==> flow/design.v <==
module gamma_mem (
    input logic [4:0] iter,
    output logic [15:0] gamma
);
    assign gamma =  (iter == 5'h0) ? 16'h8000 :
                    (iter == 5'h1) ? 16'h4b90 :
                    (iter == 5'h2) ? 16'h27ed :
                    (iter == 5'h3) ? 16'h1444 :
                    (iter == 5'h4) ? 16'h0a2c :
                    (iter == 5'h5) ? 16'h0517 :
                    (iter == 5'h6) ? 16'h028b :
                    (iter == 5'h7) ? 16'h0145 :
                    (iter == 5'h8) ? 16'h00a2 :
                    (iter == 5'h9) ? 16'h0051 :
                    (iter == 5'ha) ? 16'h0028 :
                    (iter == 5'hb) ? 16'h0014 :
                    (iter == 5'hc) ? 16'h000a :
                    (iter == 5'hd) ? 16'h0005 :
                    (iter == 5'he) ? 16'h0002 :
                    (iter == 5'hf) ? 16'h0001 : 
                                     16'h0000;
endmodule
module signed_lte (
    output logic out, 
    input logic [17:0] opA, 
    input logic [17:0] opB
    );
        assign out = opA[17] ? opB[17] ? opA <=  opB  
                                       : 1           
                             : opB[17] ? 0           
                                       : opA <= opB;  
endmodule
module cordic #(
    parameter D_WIDTH = 16,
    parameter Q_BITS  = 13
)(
    input  logic [15:0] theta,
    input  logic in_valid,
    output logic ready,
    output logic out_valid,
    output logic signed [15:0] sin,
    output logic signed [15:0] cos,
    input logic clk,
    input logic rstb
);
    localparam MAX_ITER = 16;
    reg [4:0] iter;
    reg [1:0] state;
    reg signed [17:0] theta_store;
    reg        [1 :0] domain;
    reg signed [17:0] theta_iter;
    reg signed [17:0] vec [1:0];
    wire [15:0] gamma_i;
    wire sigma;
    always @ (posedge clk or negedge rstb) begin
        if (!rstb) begin
            iter <= 0;
            state <= 0;
            vec[0] <= 18'hffff;
            vec[1] <= 18'h0;
            theta_store <= 18'h0;
            theta_iter  <= 18'h0;
            domain      <= 2'b00;
            ready <= 1;
            out_valid <= 0;
            sin <= 16'h0;
            cos <= 16'h0;
        end else begin
            case (state)
                0 : begin  
                        out_valid <= 0;
                        if (in_valid) begin
                            theta_store[15:0]   <=  (theta[15:14] == 2'b00) ? (theta << 2)             :
                                                    (theta[15:14] == 2'b01) ? (16'h7fff - theta) << 2  :
                                                    (theta[15:14] == 2'b10) ? (theta - 16'h7fff) << 2  :
                                                    (theta[15:14] == 2'b11) ? (16'hffff - theta) << 2  :
                                                    0;
                            domain              <= theta[15:14];
                            theta_store[17:16]  <= 0;
                            state               <= 1;
                            out_valid   <= 0;
                            ready       <= 0;
                            sin         <= 16'h0;
                            cos         <= 16'h0;
                        end
                    end
                1 : begin  
                    if (iter == MAX_ITER) begin
                        iter        <= 0;
                        theta_iter  <= 0;
                        cos     <=  (domain == 2'b00) || (domain == 2'b11)          ? 
                                    (vec[0] * 39797) >>> (17 + 15 - Q_BITS)         :
                                    ~((vec[0] * 39797) >>> (17 + 15 - Q_BITS)) + 1  ;
                        sin     <=  (domain == 2'b00) || (domain == 2'b01)          ? 
                                    (vec[1] * 39797) >>> (17 + 15 - Q_BITS)         :
                                    ~((vec[1] * 39797) >>> (17 + 15 - Q_BITS)) + 1  ;
                        vec[0]  <= 18'hffff;
                        vec[1]  <= 18'h0;
                        state       <= 0;
                        out_valid   <= 1;
                        ready       <= 1;
                    end else begin
                        iter        <=  iter + 1;
                        theta_iter  <=  (sigma)  ? 
                                            theta_iter + gamma_i    :
                                            theta_iter - gamma_i;
                        vec[0]      <=  (sigma)  ?
                                        vec[0] - ( (vec[1][17] ? ~(18'h3ffff >> iter) : 18'h0) | vec[1] >> iter)    :
                                        vec[0] + ( (vec[1][17] ? ~(18'h3ffff >> iter) : 18'h0) | vec[1] >> iter);
                        vec[1]      <=  (sigma)  ?
                                        vec[1] + ( (vec[0][17] ? ~(18'h3ffff >> iter) : 18'h0) | vec[0] >> iter)    :
                                        vec[1] - ( (vec[0][17] ? ~(18'h3ffff >> iter) : 18'h0) | vec[0] >> iter);
                    end
                end
                default : begin
                    iter <= 0;
                    state <= 0;
                    vec[0] <= 17'hffff;
                    vec[1] <= 17'h0;
                    theta_store <= 17'h0;
                    theta_iter  <= 17'h0;
                    ready <= 1;
                    out_valid <= 0;
                    sin <= 16'h0;
                    cos <= 16'h0;
                end
            endcase
        end
    end  
    gamma_mem gm0 (.iter(iter), .gamma(gamma_i));
    signed_lte slte0 (.out(sigma), .opA(theta_iter), .opB(theta_store));
endmodule
module mul #(
  parameter D_WIDTH = 19,
  parameter Q_BITS = 15
) (
  input logic clk,
  input logic signed [D_WIDTH-1:0] a, b,
  output logic signed [D_WIDTH-1:0] out
  );
logic signed [2*D_WIDTH-1:0] multiply;
assign multiply = a * b;
assign out = multiply >>> Q_BITS;
endmodule
module matmul_stage #(
  parameter D_WIDTH = 19,
  parameter Q_BITS = 15
) (
  input logic clk, rstb,
  input logic signed [D_WIDTH-1:0] a_in, b_in, c_in, d_in, e_in, f_in,
  input logic start,
  output logic signed [D_WIDTH-1:0] alpha, beta,
  output logic done
);
enum logic [2:0] {IDLE, MATH0, MATH1, MATH2, MATH3, MATH4, FINISH} state, next_state;
logic signed [D_WIDTH-1:0] a_pass, b_pass, out_pass;   
logic signed [D_WIDTH-1:0] a, a_c, b, b_c, c, c_c, d, d_c, e, e_c, f, f_c;   
logic signed [D_WIDTH-1:0] mult1, mult1_c, mult2, mult2_c;
logic signed [D_WIDTH-1:0] out1, out1_c, out2, out2_c;
mul #(
  .D_WIDTH(D_WIDTH),
  .Q_BITS(Q_BITS)
) mul_inst (
  .clk(clk),
  .a(a_pass),
  .b(b_pass),
  .out(out_pass)
);
always_ff @(posedge clk or negedge rstb) begin
  if (!rstb) begin
    a <= 0;
    b <= 0;
    c <= 0;
    d <= 0; 
    e <= 0;
    f <= 0;
    state <= IDLE;
    mult1 <= 0;
    mult2 <= 0;
    out1  <= 0;
    out2  <= 0;
  end else begin
    a <= a_c;
    b <= b_c;
    c <= c_c;
    d <= d_c;
    e <= e_c;
    f <= f_c;
    state <= next_state;
    mult1 <= mult1_c;
    mult2 <= mult2_c;
    out1  <= out1_c;
    out2  <= out2_c;
  end
end
always_comb begin
  a_c = a;
  b_c = b;
  c_c = c;
  d_c = d;
  e_c = e;
  f_c = f;
  next_state = state;
  mult1_c    = mult1;
  mult2_c    = mult2;
  out1_c     = out1;
  out2_c     = out2;
  a_pass = 0;
  b_pass = 0;
  alpha = 0;
  beta  = 0;
  done  = 0;
  case(state)
    IDLE: begin
      if(start) begin
        a_c = a_in;
        b_c = b_in;
        c_c = c_in;
        d_c = d_in;
        e_c = e_in;
        f_c = f_in;
        next_state = MATH0;
      end
    end
    MATH0: begin
      a_pass     = a;
      b_pass     = e;
      mult1_c    = out_pass;
      next_state = MATH1;
    end
    MATH1: begin
      a_pass     = b;
      b_pass     = f;
      mult2_c    = out_pass;
      next_state = MATH2;
    end
    MATH2: begin
      a_pass     = c;
      b_pass     = e;
      mult1_c    = out_pass;
      out1_c     = mult1 + mult2;
      next_state = MATH3;
    end
    MATH3: begin
      a_pass     = d;
      b_pass     = f;
      mult2_c    = out_pass;
      next_state = MATH4;
    end
    MATH4: begin
      out2_c     = mult1 + mult2;
      next_state = FINISH;
    end
    FINISH: begin
      alpha      = out1;
      beta       = out2;
      done       = 1;
      next_state = IDLE;
    end
  endcase;
end
endmodule
module matmul #(
  parameter D_WIDTH = 19,
  parameter Q_BITS = 15
) (
  input logic clk, rstb,
  input logic signed [D_WIDTH-1:0] a_in, b_in, sin_in, cos_in,
  input logic start,
  input logic [1:0] op_in,
  output logic signed [D_WIDTH-1:0] a_out, b_out,
  output logic done
);
localparam logic signed [D_WIDTH-1:0] one_div_sqrt_3 = 0.5773502692 * (2**Q_BITS);
localparam logic signed [D_WIDTH-1:0] two_div_sqrt_3 = 1.1547005384 * (2**Q_BITS);
localparam logic signed [D_WIDTH-1:0] neg_one_div_2 = -0.5 * (2**Q_BITS);
localparam logic signed [D_WIDTH-1:0] sqrt_3_div_2 = 0.8660254038 * (2**Q_BITS);
localparam logic signed [D_WIDTH-1:0] one_quantized = 1 * (2**Q_BITS);
logic signed [D_WIDTH-1:0] a_pass, b_pass, c_pass, d_pass, e_pass, f_pass;
logic signed [D_WIDTH-1:0] alpha_pass, beta_pass;
logic start_pass, done_pass;
logic signed [D_WIDTH-1:0] a, a_c, b, b_c, sin, sin_c, cos, cos_c;
logic [1:0] op, op_c;
enum logic [1:0] {IDLE, SET, WAIT} state, next_state;
matmul_stage #(
  .D_WIDTH(D_WIDTH),
  .Q_BITS(Q_BITS)
) matmul_stage_inst(
  .clk(clk),
  .rstb(rstb),
  .a_in(a_pass),
  .b_in(b_pass),
  .c_in(c_pass),
  .d_in(d_pass),
  .e_in(e_pass),
  .f_in(f_pass),
  .start(start_pass),
  .alpha(alpha_pass),
  .beta(beta_pass),
  .done(done_pass)
);
always_ff @(posedge clk or negedge rstb) begin
  if (!rstb) begin
    a     <= 0;
    b     <= 0;
    sin   <= 0;
    cos   <= 0;
    op    <= 0;
    state <= IDLE;
  end else begin
    a     <= a_c;
    b     <= b_c;
    sin   <= sin_c;
    cos   <= cos_c;
    op    <= op_c;
    state <= next_state;
  end
end
always_comb begin
  a_c   = a;
  b_c   = b;
  sin_c = sin;
  cos_c = cos;
  op_c  = op;
  next_state = state;
  start_pass = 0;
  a_pass = 0;
  b_pass = 0;
  c_pass = 0;
  d_pass = 0;
  e_pass = 0;
  f_pass = 0;
  done = 0;
  a_out = 0;
  b_out = 0;
  case(state)
    IDLE: begin
      if (start) begin
        a_c = a_in;
        b_c = b_in;
        sin_c = sin_in;
        cos_c = cos_in;
        op_c = op_in;
        next_state = SET;
      end
    end
    SET: begin
      start_pass = 1;
      next_state = WAIT;
      if(op[1]) begin  
        a_pass = cos;
        d_pass = cos;
        e_pass = a;
        f_pass = b;
        if(op[0]) begin  
          b_pass = -sin;
          c_pass = sin; 
        end else begin   
          b_pass = sin;
          c_pass = -sin;
        end
      end else begin   
        a_pass = one_quantized;
        b_pass = 0;
        e_pass = a;
        f_pass = b;
        if(op[0]) begin  
          c_pass = neg_one_div_2;
          d_pass = sqrt_3_div_2;
        end else begin  
          c_pass = one_div_sqrt_3;
          d_pass = two_div_sqrt_3;
        end
      end
    end
    WAIT: begin
      if (done_pass) begin
        a_out = alpha_pass;
        b_out = beta_pass;
        done  = 1;
        next_state = IDLE;
      end
    end
  endcase
end
endmodule
module mult #(
    parameter D_WIDTH = 16,
    parameter Q_BITS  = 13
) (
    input signed [D_WIDTH-1:0] a,
    input signed [D_WIDTH-1:0] b,
    output signed [D_WIDTH-1:0] out
);
    wire signed [2*D_WIDTH-1:0] out_full;
    assign out_full = a * b;
    assign out = out_full[D_WIDTH+Q_BITS-1 : Q_BITS];
endmodule
module pid #(
    parameter D_WIDTH = 16,
    parameter Q_BITS = 13
) (
    input logic                         clk,
    input logic                         rstb,
    input logic                         clear,
    input logic                         iterate_enable,
    input logic signed  [D_WIDTH-1:0]   kp,
    input logic signed  [D_WIDTH-1:0]   ki,
    input logic signed  [D_WIDTH-1:0]   target,
    input logic signed  [D_WIDTH-1:0]   measurement,
    output logic signed [D_WIDTH-1:0]   out,   
    output logic                        out_valid
);
    reg signed  [D_WIDTH-1:0]   mult_a, mult_b;
    wire signed [D_WIDTH-1:0]   mult_out;
    reg         [3:0]           state;
    reg signed  [D_WIDTH-1:0]   curr_error, prev_error;
    reg signed  [D_WIDTH-1:0]   curr_int,   prev_int;    
    always @ (posedge clk or negedge rstb) begin
        if (!rstb) begin
            state       <= 0;
            out         <= 0;
            out_valid   <= 0;
            curr_error  <= 0;
            curr_int    <= 0;
            prev_error  <= 0;
            prev_int    <= 0;
            mult_a      <= 0;
            mult_b      <= 0;
        end else if (clear) begin
            state       <= 0;
            out         <= 0;
            out_valid   <= 0;
            curr_error  <= 0;
            curr_int    <= 0;
            prev_error  <= 0;
            prev_int    <= 0;
            mult_a      <= 0;
            mult_b      <= 0;
        end else begin
            case (state)
                0 : begin  
                    out_valid <= 0;
                    if (iterate_enable) 
                        state <= 1;
                end
                1 : begin  
                    curr_error  <= target - measurement;  
                    mult_a      <= kp;
                    mult_b      <= target - measurement;
                    state <= 2;
                end
                2 : begin  
                    out         <= mult_out;  
                    curr_int    <= curr_error + prev_error;  
                    prev_error  <= curr_error;  
                    mult_a      <= ki;
                    mult_b      <= curr_error + prev_error;
                    state       <= 3;
                end
                3 : begin  
                    curr_int <= mult_out;  
                    state   <= 4;
                end
                4 : begin  
                    curr_int <= curr_int + prev_int;  
                    state   <= 5;
                end
                5 : begin  
                    prev_int    <= curr_int;  
                    out         <= out + curr_int;  
                    out_valid   <= 1;
                    state       <= 0;
                end
                default : begin  
                    state       <= 0;
                    out         <= 0;
                    out_valid   <= 0;
                    curr_error  <= 0;
                    curr_int    <= 0;
                    prev_error  <= 0;
                    prev_int    <= 0;
                    mult_a      <= 0;
                    mult_b      <= 0;
                end                
            endcase
        end
    end
    mult #(
        .D_WIDTH    (D_WIDTH),
        .Q_BITS     (Q_BITS)
    ) mult0 (
        .a      (mult_a),
        .b      (mult_b),
        .out    (mult_out)
    );
endmodule
module v_to_t #(
    parameter D_WIDTH = 16,
    parameter Q_BITS = 13
)(
    input logic [D_WIDTH - 1 : 0] v,
    input logic [D_WIDTH - 1 : 0] top,
    output logic [D_WIDTH - 1 : 0] t
);
    wire [    D_WIDTH - 1 : 0] diff;
    wire [2 * D_WIDTH - 1 : 0] t_long;
    assign diff = ({1'b0, {(D_WIDTH - 1){1'b1}}} - v);
    assign t_long = top * diff;
    assign t = t_long[2 * D_WIDTH - 1 : D_WIDTH];
endmodule
module svm #(
    parameter D_WIDTH = 16,
    parameter Q_BITS = 13
)(
    output logic pwmA, 
    output logic pwmB, 
    output logic pwmC, 
    output logic halt,
    input  logic [D_WIDTH - 1 : 0] vA, 
    input  logic [D_WIDTH - 1 : 0] vB, 
    input  logic [D_WIDTH - 1 : 0] vC, 
    input  logic [D_WIDTH - 1 : 0] periodTop,
    input  logic in_valid,
    output logic out_valid,
    input  logic clk, 
    input  logic rstb
);
    reg [2:0] state;
    reg [D_WIDTH - 1 : 0] counter;
    reg [D_WIDTH - 1 : 0] delta;
    reg rising, calc_ready;
    reg [D_WIDTH - 1 : 0] vA_store, vB_store, vC_store;
    reg [D_WIDTH - 1 : 0] tA, tB, tC;
    wire [D_WIDTH - 1 : 0] v_pass, t_pass;
    wire pwmA_c, pwmB_c, pwmC_c;
    assign v_pass = (state == 1) ? vA :
                    (state == 2) ? vB :
                    (state == 3) ? vC :
                    0;
    assign pwmA_c = calc_ready & (counter >= tA);
    assign pwmB_c = calc_ready & (counter >= tB);
    assign pwmC_c = calc_ready & (counter >= tC);
    assign halt = counter == 0;
    always @ (posedge clk or negedge rstb) begin
        if (!rstb) begin
            counter   <= 0;
            delta     <= 1;
            rising    <= 1;
            out_valid <= 0;
            state     <= 0;
            tA      <= 0;
            tB      <= 0;
            tC      <= 0;
            vA_store <= 0;
            vB_store <= 0;
            vC_store <= 0;
            pwmA    <= 0;
            pwmB    <= 0;
            pwmC    <= 0;
            calc_ready <= 0;
        end else begin
            case (state)
                0 : begin
                    out_valid <= 0;
                    if (in_valid) begin
                        state <= 1;
                        delta <= 1;
                        vA_store <= vA;
                        vB_store <= vB;
                        vC_store <= vC;
                    end
                end
                1 : begin
                    tA <= t_pass;
                    state <= 2;
                end
                2 : begin
                    tB <= t_pass;
                    state <= 3;
                end
                3 : begin
                    tC <= t_pass;
                    state <= 4;
                    calc_ready <= 1;
                end
                4 : begin
                    if (!rising & counter == 1) begin
                        counter     <= 0;
                        state       <= 0;
                        out_valid   <= 1;
                        calc_ready  <= 0;
                        pwmA    <= 0;
                        pwmB    <= 0;
                        pwmC    <= 0;
                    end
                    pwmA    <= pwmA_c;
                    pwmB    <= pwmB_c;
                    pwmC    <= pwmC_c;
                    counter <= counter + delta;
                    delta <=    rising ?    (counter == periodTop - 1)  ? ~delta + 1 : delta     
                                :
                                            (counter == 1)              ? ~delta + 1 : delta;    
                    rising <=   rising ?    (counter == periodTop - 1)  ? ~rising : rising     
                                :
                                            (counter == 1)              ? ~rising : rising;    
                end
                default : begin
                    counter   <= 0;
                    delta     <= 1;
                    rising    <= 1;
                    out_valid <= 0;
                    state     <= 0;
                    tA      <= 0;
                    tB      <= 0;
                    tC      <= 0;
                    vA_store <= 0;
                    vB_store <= 0;
                    vC_store <= 0;
                    pwmA    <= 0;
                    pwmB    <= 0;
                    pwmC    <= 0;
                    calc_ready <= 0;
                end
            endcase
        end
    end
    v_to_t #(
        .D_WIDTH (D_WIDTH)
    ) v2t0 (
        .v   (v_pass),
        .top (periodTop),
        .t   (t_pass)
    );
endmodule
module top #(
    parameter D_WIDTH = 16,
    parameter Q_BITS  = 13
)(
  input logic [D_WIDTH - 1 : 0] angle_in,
  input logic signed [D_WIDTH - 1 : 0] currA_in,
  input logic signed [D_WIDTH - 1 : 0] currB_in,
  input logic signed [D_WIDTH - 1 : 0] currC_in,
  input logic signed [D_WIDTH - 1 : 0] currT_in,
  input logic        [D_WIDTH - 1 : 0] periodTop,
  output logic pwmA_out,
  output logic pwmB_out,
  output logic pwmC_out,
  input logic signed [D_WIDTH - 1 : 0]  kpd, kpq,
  input logic signed [D_WIDTH - 1 : 0]  kid, kiq,
  input logic clear_pid,
  input  logic clk,
  input  logic rstb,
  input  logic valid,
  output logic ready
);
  reg [         15 : 0] angle_r;
  reg [D_WIDTH - 1 : 0] currA_r;
  reg [D_WIDTH - 1 : 0] currB_r;
  reg [D_WIDTH - 1 : 0] currC_r;
  reg [D_WIDTH - 1 : 0] currT_r;
  reg [         15 : 0] periodTop_r;
  reg [4:0]             state;
  reg  [D_WIDTH - 1 : 0] a_in_matmul;
  reg  [D_WIDTH - 1 : 0] b_in_matmul;
  reg  [1:0]             op_in_matmul;
  wire [D_WIDTH - 1 : 0] a_out_matmul;
  wire [D_WIDTH - 1 : 0] b_out_matmul;
  reg [D_WIDTH - 1 : 0] c_out_calc;
  reg [D_WIDTH - 1 : 0] park_d_r, park_q_r;
  reg [D_WIDTH - 1 : 0] va_r, vb_r;
  wire    cordic_out_valid;
  wire    matmul_out_valid;
  wire    pid_d_out_valid;
  wire    pid_q_out_valid;
  wire    svm_out_valid;
  reg     cordic_done;
  reg     clarke_done;
  reg     pid_d_done;
  reg     pid_q_done;
  wire    [         15 : 0] sin, cos;
  wire    [D_WIDTH - 1 : 0] pid_d_out, pid_q_out;
  reg     start_cordic;
  reg     start_matmul;
  reg     start_PID;
  reg     start_svm;
  always @(posedge clk or negedge rstb) begin
    if (!rstb) begin
      angle_r       <= 0;
      currA_r       <= 0;
      currB_r       <= 0;
      currC_r       <= 0;
      currT_r       <= 0;
      periodTop_r   <= 0;
      state         <= 0;
      ready         <= 1;
      start_cordic  <= 0;
      start_matmul  <= 0;
      start_PID     <= 0;
      start_svm     <= 0;
      clarke_done   <= 0;
      cordic_done   <= 0;
      pid_d_done    <= 0;
      pid_q_done    <= 0;
      a_in_matmul   <= 0;
      b_in_matmul   <= 0;
      op_in_matmul  <= 0;
      c_out_calc    <= 0;
      park_d_r      <= 0;
      park_q_r      <= 0;
      va_r          <= 0;
      vb_r          <= 0;
    end else begin
      case (state)
        0 : begin  
          if (valid) begin
            angle_r     <= angle_in;
            currA_r     <= currA_in;
            currB_r     <= currB_in;
            currC_r     <= currC_in;
            currT_r     <= currT_in;
            periodTop_r <= periodTop[15:0];
            state <= 1;
            ready <= 0;
            op_in_matmul  <= 0;
            a_in_matmul   <= currA_in;
            b_in_matmul   <= currB_in;
            start_cordic  <= 1;
            start_matmul  <= 1;
          end
        end
        1 : begin  
          start_cordic  <= 0;
          start_matmul  <= 0;
          if  ((clarke_done      && cordic_out_valid) || 
               (cordic_done      && matmul_out_valid) || 
               (matmul_out_valid && cordic_out_valid)) begin
            clarke_done <= 0;
            cordic_done <= 0;
            op_in_matmul  <= 2;
            a_in_matmul   <= a_out_matmul;
            b_in_matmul   <= b_out_matmul;
            start_matmul <= 1;
            state <= 2;
          end else begin
            clarke_done <= matmul_out_valid ? 1 : clarke_done;
            cordic_done <= cordic_out_valid ? 1 : cordic_done;
          end
        end
        2 : begin  
          start_matmul <= 0;
          if (matmul_out_valid) begin
            park_d_r  <= a_out_matmul;
            park_q_r  <= b_out_matmul;
            start_PID <= 1;
            state <= 3;
          end
        end
        3 : begin  
          start_PID <= 0;
          if (pid_d_out_valid) begin
            op_in_matmul  <= 3;
            a_in_matmul   <= pid_d_out;
            b_in_matmul   <= pid_q_out;
            start_matmul <= 1;
            state <= 4;
          end
        end
        4 : begin  
          start_matmul  <= 0;
          if (matmul_out_valid) begin
            op_in_matmul  <= 1;
            a_in_matmul   <= a_out_matmul;
            b_in_matmul   <= b_out_matmul;
            start_matmul <= 1;
            state <= 5;
          end
        end
        5 : begin  
          start_matmul  <= 0;
          if (matmul_out_valid) begin
            c_out_calc <= - a_out_matmul - b_out_matmul;
            va_r       <= a_out_matmul;
            vb_r       <= b_out_matmul;
            start_svm <= 1;
            state <= 6;
          end
        end
        6 : begin  
          start_svm <= 0;
          if (svm_out_valid) begin
            state <= 0;
            ready <= 1;
          end
        end
        default : begin  
          angle_r       <= 0;
          currA_r       <= 0;
          currB_r       <= 0;
          currC_r       <= 0;
          currT_r       <= 0;
          periodTop_r   <= 0;
          state         <= 0;
          ready         <= 1;
          start_cordic  <= 0;
          start_matmul  <= 0;
          start_PID     <= 0;
          start_svm     <= 0;
          clarke_done   <= 0;
          cordic_done   <= 0;
          a_in_matmul   <= 0;
          b_in_matmul   <= 0;
          op_in_matmul  <= 0;
          c_out_calc    <= 0;
        end
      endcase
    end
  end
    matmul #(
    .D_WIDTH  (D_WIDTH),
    .Q_BITS   (Q_BITS)
  ) matmul0 (
    .clk     (clk),
    .rstb    (rstb),
    .a_in    (a_in_matmul),
    .b_in    (b_in_matmul),
    .sin_in  (sin),
    .cos_in  (cos),
    .start   (start_matmul),
    .op_in   (op_in_matmul),
    .a_out   (a_out_matmul),
    .b_out   (b_out_matmul),
    .done    (matmul_out_valid)
  );
  svm #(
    .D_WIDTH    (D_WIDTH),
    .Q_BITS     (Q_BITS)
  ) svm0 (
    .pwmA       (pwmA_out), 
    .pwmB       (pwmB_out), 
    .pwmC       (pwmC_out), 
    .halt       (),
    .vA         (va_r), 
    .vB         (vb_r), 
    .vC         (c_out_calc), 
    .periodTop  (periodTop_r),
    .in_valid   (start_svm),
    .out_valid  (svm_out_valid),
    .clk        (clk), 
    .rstb       (rstb)
  );
  cordic #(
    .D_WIDTH  (D_WIDTH),
    .Q_BITS   (Q_BITS)
  ) cordic0 (
    .theta      (angle_r),
    .in_valid   (start_cordic),
    .ready      (),
    .out_valid  (cordic_out_valid),
    .sin        (sin),
    .cos        (cos),
    .clk        (clk),
    .rstb       (rstb)
  );
  pid #(
    .D_WIDTH    (D_WIDTH),
    .Q_BITS     (Q_BITS)
  ) pid_d (
    .clk            (clk),
    .rstb           (rstb),
    .clear          (clear_pid),
    .iterate_enable (start_PID),
    .kp             (kpd),
    .ki             (kid),
    .target         (16'b0),
    .measurement    (park_d_r),
    .out            (pid_d_out),
    .out_valid      (pid_d_out_valid)        
  );
  pid #(
    .D_WIDTH    (D_WIDTH),
    .Q_BITS     (Q_BITS)
  ) pid_q (
    .clk            (clk),
    .rstb           (rstb),
    .clear          (clear_pid),
    .iterate_enable (start_PID),
    .kp             (kpq),
    .ki             (kiq),
    .target         (currT_r),
    .measurement    (park_q_r),
    .out            (pid_q_out),
    .out_valid      (pid_q_out_valid)        
  );
endmodule
; From RTL to reports: top
; What the tools print for top, step after step.
; Line numbers count from 1 in the design file above.
; Operators carry their Yosys type and port widths (W data, S select, Z words).
; Not given: n/a
[inputs]
design = top
clock_port = clk
cell_library = sky130hd
lib_corner = tt_025C_1v80

; Elaborated design
; Yosys after proc, flatten, opt, wreduce and memory -nomap, before mapping. Print and check cells are not counted.
[word_totals]
register_bits = 841
inputBits = 164
output_inout_bits = 4
elab_cells = 490
[op_classes]
addsub = 28
n_mul = 6
compare = 4
eq_ne = 85
shift = 3
n_mux = 193
logic = 23
reduce_logical = 73
[op_table]
columns = op, count
row1 = $mul A16 B16 Y29, 3
row2 = $mul A18 B17 Y32 const B, 2
row3 = $mux W16, 63
row4 = $pmux W16 S2, 18
row5 = $mul A16 B16 Y32, 1
row6 = $pmux W16 S3, 7
row7 = $pmux W16 S4, 3
row8 = $pmux W16 S5, 2
row9 = $mux W18, 8
row10 = $add A16 B16 Y16, 8
row11 = $pmux W18 S2, 3
row12 = $reduce_or A5 Y1, 10
row13 = $ge A16 B16 Y1, 3
row14 = $mux W5, 9
row15 = $ne A2 B1 Y1 const B, 21
row16 = $eq A5 B4 Y1 const B, 8
row17 = $pmux W4 S5, 2
row18 = $add A18 B18 Y18, 2
row19 = $sub A18 B18 Y18, 2
row20 = $or A18 B18 Y18, 2
row21 = $shr A18 B5 Y18, 2
row22 = $reduce_and A2 Y1, 18
row23 = $reduce_or A4 Y1, 9
row24 = $eq A5 B3 Y1 const B, 7
row25 = $pmux W5 S7, 1
row26 = $not A13 Y16, 2
row27 = $sub A16 B16 Y16, 2
row28 = $add A16 B2 Y16 const B, 2
; Not listed: further kinds 72, cells in them 195.

; Logic depth
; Yosys ltp: most cells in a row. Word level: on the elaborated netlist, between registers, memories and ports. Mapped: between sequential cells and ports; inverters and the memories' decode and read muxes count.
[logic_depth]
ltp_word = 21
ABC_AREA = 0
ltp_mapped = 32

; Mapped cells and area
; Yosys stat after the flow's synthesis: flattened, memories mapped to cells. It holds for the ABC_AREA given above (unset counts as 0); a run with the other value may have another netlist.
; Totals and module areas in this step are rounded.
[by_type]
columns = cell, count, type_area_um2
row1 = sky130_fd_sc_hd__fa_1, 1188, 2.38E+04
row2 = sky130_fd_sc_hd__dfrtp_1, 820, 2.05E+04
row3 = sky130_fd_sc_hd__ha_1, 893, 1.12E+04
row4 = sky130_fd_sc_hd__inv_1, 1722, 6.46E+03
row5 = sky130_fd_sc_hd__nand2_1, 1564, 5870.63
row6 = sky130_fd_sc_hd__o21ai_0, 528, 2.64E+03
row7 = sky130_fd_sc_hd__xnor2_1, 295, 2.58E+03
row8 = sky130_fd_sc_hd__and2_1, 327, 2.05E+03
row9 = sky130_fd_sc_hd__mux2_2, 156, 1.76E+03
row10 = sky130_fd_sc_hd__nor2_1, 429, 1.61E+03
row11 = sky130_fd_sc_hd__clkbuf_1, 388, 1.46E+03
row12 = sky130_fd_sc_hd__a21oi_1, 283, 1.42E+03
row13 = sky130_fd_sc_hd__xor2_1, 135, 1.18E+03
row14 = sky130_fd_sc_hd__a21o_1, 118, 885.85
row15 = sky130_fd_sc_hd__a22o_1, 98, 858.323
row16 = sky130_fd_sc_hd__a22oi_1, 94, 705.677
row17 = sky130_fd_sc_hd__dfstp_2, 26, 683.155
row18 = sky130_fd_sc_hd__nand3_1, 127, 635.61
; Other cell types: 72; their cells: 1098.
[synth_totals]
stdcells = 10289
area_um2 = 94600
ff_cells = 846
n_buf = 440
; The figures by module come from a second, unflattened synthesis with its own total; it is not the netlist above.
[unflattened]
hier_cells = 11047
hier_area_um2 = 101000
; Each row is one instance without its submodules.
[by_module]
columns = mod, n_inst, n_cells, area_um2, seq_area_um2
row1 = cordic, 1, 2546, 23000, 2800
row2 = mult, 2, 984, 8940, 0.0
row3 = pid, 2, 907, 7780, 2980
row4 = mul, 1, 981, 8840, 0.0
row5 = v_to_t (D_WIDTH=16), 1, 973, 8730, 0.0
row6 = top, 1, 813, 7840, 4410
row7 = matmul_stage, 1, 667, 7740, 4180
row8 = svm, 1, 746, 6550, 2280
row9 = matmul, 1, 425, 4120, 1730
row10 = signed_lte, 1, 68, 479, 0.0
row11 = gamma_mem, 1, 46, 322, 0.0

; Timing after synthesis
; Source: OpenSTA report_checks on the synthesized netlist (no wires, ideal clock, input and output delay 20% of the period each), path of least setup slack; recovery checks are left aside. Register names are those of the netlist, which keeps one name where synthesis merged equal registers.
[synth_path]
kind = register to register
from = register svm0.state
to = register svm0.tC[14]
period_ns = 10.0
launch_ns = 0.000
arrival_ns = 7.260
path_slack_ns = 2.606
delay_ns = 7.394
path_stages = 31
path_buffers = 4
period_less_setup_slack_ns = 7.394
; "delay_ns" is the arrival time less input delay plus setup time.
; "path_stages" counts driving pins, that of a launching flip-flop among them; a cell with two outputs on the path counts twice.
; "period_less_setup_slack_ns" is the clock period less the worst setup slack; recovery checks do not enter. This is arithmetic on one report: input and output delays are still those of the set period (20% each).
; Where an end lacks its bit number, it is one bit of the signal, or one of the new flip-flops if synthesis recoded a state register.
; The rows between start and end are the longest chain of elaborated cells between them; the timing report does not say that the signal goes this way. Where chains are equally long, one stands for them.
; Each line given opens the expression or statement behind the cell; cells for indexed reads and writes are added by Yosys, which also makes memories of some case tables.
; A register here has more assigning lines than the two given.
[synth_via]
cell_sequence = sky130_fd_sc_hd__dfrtp_1 -> sky130_fd_sc_hd__clkbuf_1 -> sky130_fd_sc_hd__nor2b_1 -> sky130_fd_sc_hd__clkbuf_1 -> sky130_fd_sc_hd__clkbuf_1 -> sky130_fd_sc_hd__a221o_1 -> sky130_fd_sc_hd__o21ai_1 -> sky130_fd_sc_hd__clkbuf_1 -> sky130_fd_sc_hd__nand2_1 -> sky130_fd_sc_hd__fa_1 -> sky130_fd_sc_hd__inv_1 -> sky130_fd_sc_hd__fa_1 -> sky130_fd_sc_hd__inv_1 -> sky130_fd_sc_hd__fa_1 -> sky130_fd_sc_hd__inv_1 -> sky130_fd_sc_hd__fa_1 -> sky130_fd_sc_hd__inv_1 -> sky130_fd_sc_hd__fa_1 -> sky130_fd_sc_hd__fa_1 -> sky130_fd_sc_hd__inv_1 -> sky130_fd_sc_hd__ha_1 -> sky130_fd_sc_hd__a21oi_1 -> sky130_fd_sc_hd__o22ai_1 -> sky130_fd_sc_hd__a311oi_1 -> sky130_fd_sc_hd__a21oi_1 -> sky130_fd_sc_hd__o311ai_1 -> sky130_fd_sc_hd__a21oi_1 -> sky130_fd_sc_hd__or3_1 -> sky130_fd_sc_hd__a21oi_1 -> sky130_fd_sc_hd__xor2_1 -> sky130_fd_sc_hd__o22ai_1
elab_chain_len = 7
[synth_rtl]
columns = element, line_no
row1 = "start, declared", 529  ; reg [2:0] state;
row2 = "start, assigned", 551  ; state     <= 0;
row3 = "start, assigned", 567  ; state <= 1;
row4 = $eq A3 B2 Y1, 539  ; (state == 3) ? vC :
row5 = $mux W16, 539
row6 = $mux W16, 538  ; (state == 2) ? vB :
row7 = $mux W16, 537  ; assign v_pass = (state == 1) ? vA :
row8 = $sub A15 B16 Y16, 508  ; assign diff = ({1'b0, {(D_WIDTH - 1){1'b1}}} - v);
row9 = $mul A16 B16 Y32, 509  ; assign t_long = top * diff;
row10 = $pmux W16 S2, 563  ; case (state)
row11 = "end, assigned", 554  ; tC      <= 0;
row12 = "end, assigned", 583  ; tC <= t_pass;
row13 = "end, declared", 534  ; reg [D_WIDTH - 1 : 0] tA, tB, tC;

; Path in the finished layout
; Path of least setup slack in the final report of run A (OpenROAD, finished layout, wires in). Where an end is a register, its clock arrival counts in the times.
[layout_path]
kind = register to register
from = register matmul0.matmul_stage_inst.state
to = register matmul0.matmul_stage_inst.mult1[15]
period_ns = 14.6
launch_ns = 0.77
arrival_ns = 10.88
path_slack_ns = 4.39
path_stages = 28
path_buffers = 4
; Where an end lacks its bit number, it is one bit of the signal, or one of the new flip-flops if synthesis recoded a state register.
; The rows between start and end are the longest chain of elaborated cells between them; the timing report does not say that the signal goes this way. Where chains are equally long, one stands for them.
[layout_via]
cell_sequence = sky130_fd_sc_hd__dfrtp_1 -> sky130_fd_sc_hd__clkbuf_1 -> sky130_fd_sc_hd__or2_2 -> sky130_fd_sc_hd__clkbuf_1 -> sky130_fd_sc_hd__buf_1 -> sky130_fd_sc_hd__a22o_1 -> sky130_fd_sc_hd__clkbuf_1 -> sky130_fd_sc_hd__nand2_1 -> sky130_fd_sc_hd__fa_1 -> sky130_fd_sc_hd__inv_1 -> sky130_fd_sc_hd__fa_1 -> sky130_fd_sc_hd__fa_1 -> sky130_fd_sc_hd__fa_1 -> sky130_fd_sc_hd__inv_1 -> sky130_fd_sc_hd__fa_1 -> sky130_fd_sc_hd__inv_1 -> sky130_fd_sc_hd__fa_1 -> sky130_fd_sc_hd__ha_1 -> sky130_fd_sc_hd__nand4_1 -> sky130_fd_sc_hd__o31ai_2 -> sky130_fd_sc_hd__a21oi_1 -> sky130_fd_sc_hd__a21oi_1 -> sky130_fd_sc_hd__o2bb2ai_1 -> sky130_fd_sc_hd__a41o_1 -> sky130_fd_sc_hd__o41ai_1 -> sky130_fd_sc_hd__o21bai_1 -> sky130_fd_sc_hd__xor2_1 -> sky130_fd_sc_hd__a21oi_1
elab_chain_len = 4
[layout_rtl]
columns = element, line_no
row1 = "start, declared", 155  ; enum logic [2:0] {IDLE, MATH0, MATH1, MATH2, MATH3, MATH4, FINISH} state, next_state;
row2 = "start, assigned", 177  ; state <= IDLE;
row3 = "start, assigned", 189  ; state <= next_state;
row4 = $eq A3 B3 Y1, 213  ; case(state)
row5 = $reduce_or A2 Y1, n/a
row6 = $pmux W16 S2, 213
row7 = $mul A16 B16 Y29, 142  ; assign multiply = a * b;
row8 = "end, assigned", 178  ; mult1 <= 0;
row9 = "end, assigned", 190  ; mult1 <= mult1_c;
row10 = "end, declared", 158  ; logic signed [D_WIDTH-1:0] mult1, mult1_c, mult2, mult2_c;

; Below are 4 stored runs of the flow (Yosys, OpenROAD; platform sky130hd) on top, each with its settings and what was measured, unordered. Constraints: input delay and output delay 20% of the set period each, output load 0.01 pF.
; "worst_path_allowed_less_slack_ns" is the time allowed to the run's worst setup path (the clock period less input and output delay, where it has them) less its slack. Clock arrival times count: a late capture clock shortens it, a late launch clock lengthens it.
; "design_power_mw": no workload was simulated; the value follows from the tool's default switching activity.
; Values from the reports are rounded here.

[run A: settings]
ABC_AREA = 0
CAP_MARGIN = 10
CELL_PAD_IN_SITES_DETAIL_PLACEMENT = 1
CELL_PAD_IN_SITES_GLOBAL_PLACEMENT = 3
CORE_ASPECT_RATIO = 1.36
CORE_MARGIN = 8
CORE_UTILIZATION = 24
CTS_CLUSTER_DIAMETER = 273
CTS_CLUSTER_SIZE = 57
GPL_ROUTABILITY_DRIVEN = 1
GPL_TIMING_DRIVEN = 0
HOLD_SLACK_MARGIN = 0.21
MAX_ROUTING_LAYER = met5
MIN_ROUTING_LAYER = met2
PLACE_DENSITY_LB_ADDON = 0.04
SETUP_SLACK_MARGIN = 1.47
SLEW_MARGIN = 35
TNS_END_PERCENT = 5
period_ns = 14.6
[run A: results]
synthArea_um2 = 94600
total_die_area_um2 = 415000
final_util_pct = 26.5
ws_setup_ns = 4.39
tns_setup_ns = 0.000
hold_worst_slack_ns = 0.415
design_power_mw = 3.99
worst_path_allowed_less_slack_ns = 10.21
critical_path_type = register to register

[run B: settings]
ABC_AREA = 1
CAP_MARGIN = 10
CELL_PAD_IN_SITES_DETAIL_PLACEMENT = 1
CELL_PAD_IN_SITES_GLOBAL_PLACEMENT = 3
CORE_ASPECT_RATIO = 0.7
CORE_UTILIZATION = 24
CTS_CLUSTER_DIAMETER = 273
CTS_CLUSTER_SIZE = 57
GPL_ROUTABILITY_DRIVEN = 1
GPL_TIMING_DRIVEN = 0
HOLD_SLACK_MARGIN = 0.21
MAX_ROUTING_LAYER = met5
MIN_ROUTING_LAYER = met2
PLACE_DENSITY_LB_ADDON = 0.04
SETUP_SLACK_MARGIN = 1.47
SLEW_MARGIN = 35
TNS_END_PERCENT = 5
period_ns = 14.6
CORE_MARGIN = 2
[run B: results]
synthArea_um2 = 101000
total_die_area_um2 = 426000
final_util_pct = 26.5
ws_setup_ns = 5.29
tns_setup_ns = 0.000
hold_worst_slack_ns = 0.405
design_power_mw = 8.62
worst_path_allowed_less_slack_ns = 9.31
critical_path_type = register to register

[run C: settings]
CELL_PAD_IN_SITES_DETAIL_PLACEMENT = 1
CORE_ASPECT_RATIO = 1.83
CORE_UTILIZATION = 40
CTS_CLUSTER_DIAMETER = 315
GPL_ROUTABILITY_DRIVEN = 1
GPL_TIMING_DRIVEN = 1
MAX_ROUTING_LAYER = met4
PLACE_DENSITY = 0.6
SETUP_SLACK_MARGIN = 0.8
SLEW_MARGIN = 0
TNS_END_PERCENT = 85
period_ns = 10.4
CAP_MARGIN = 20
CORE_MARGIN = 2
[run C: results]
synthArea_um2 = 94600
total_die_area_um2 = 241000
final_util_pct = 43.6
ws_setup_ns = 1.30
tns_setup_ns = 0.000
hold_worst_slack_ns = 0.473
design_power_mw = 7.30
worst_path_allowed_less_slack_ns = 9.10
critical_path_type = register to register

[run D: settings]
ABC_AREA = 1
CELL_PAD_IN_SITES_DETAIL_PLACEMENT = 1
CORE_ASPECT_RATIO = 1.04
CORE_UTILIZATION = 59
MAX_ROUTING_LAYER = met5
MIN_ROUTING_LAYER = met1
SLEW_MARGIN = 20
period_ns = 14.1
CAP_MARGIN = 20
CORE_MARGIN = 2
[run D: results]
synthArea_um2 = 101000
total_die_area_um2 = 175000
final_util_pct = 63.8
ws_setup_ns = 5.46
tns_setup_ns = 0.000
hold_worst_slack_ns = 0.441
design_power_mw = 10.2
worst_path_allowed_less_slack_ns = 8.64
critical_path_type = register to register
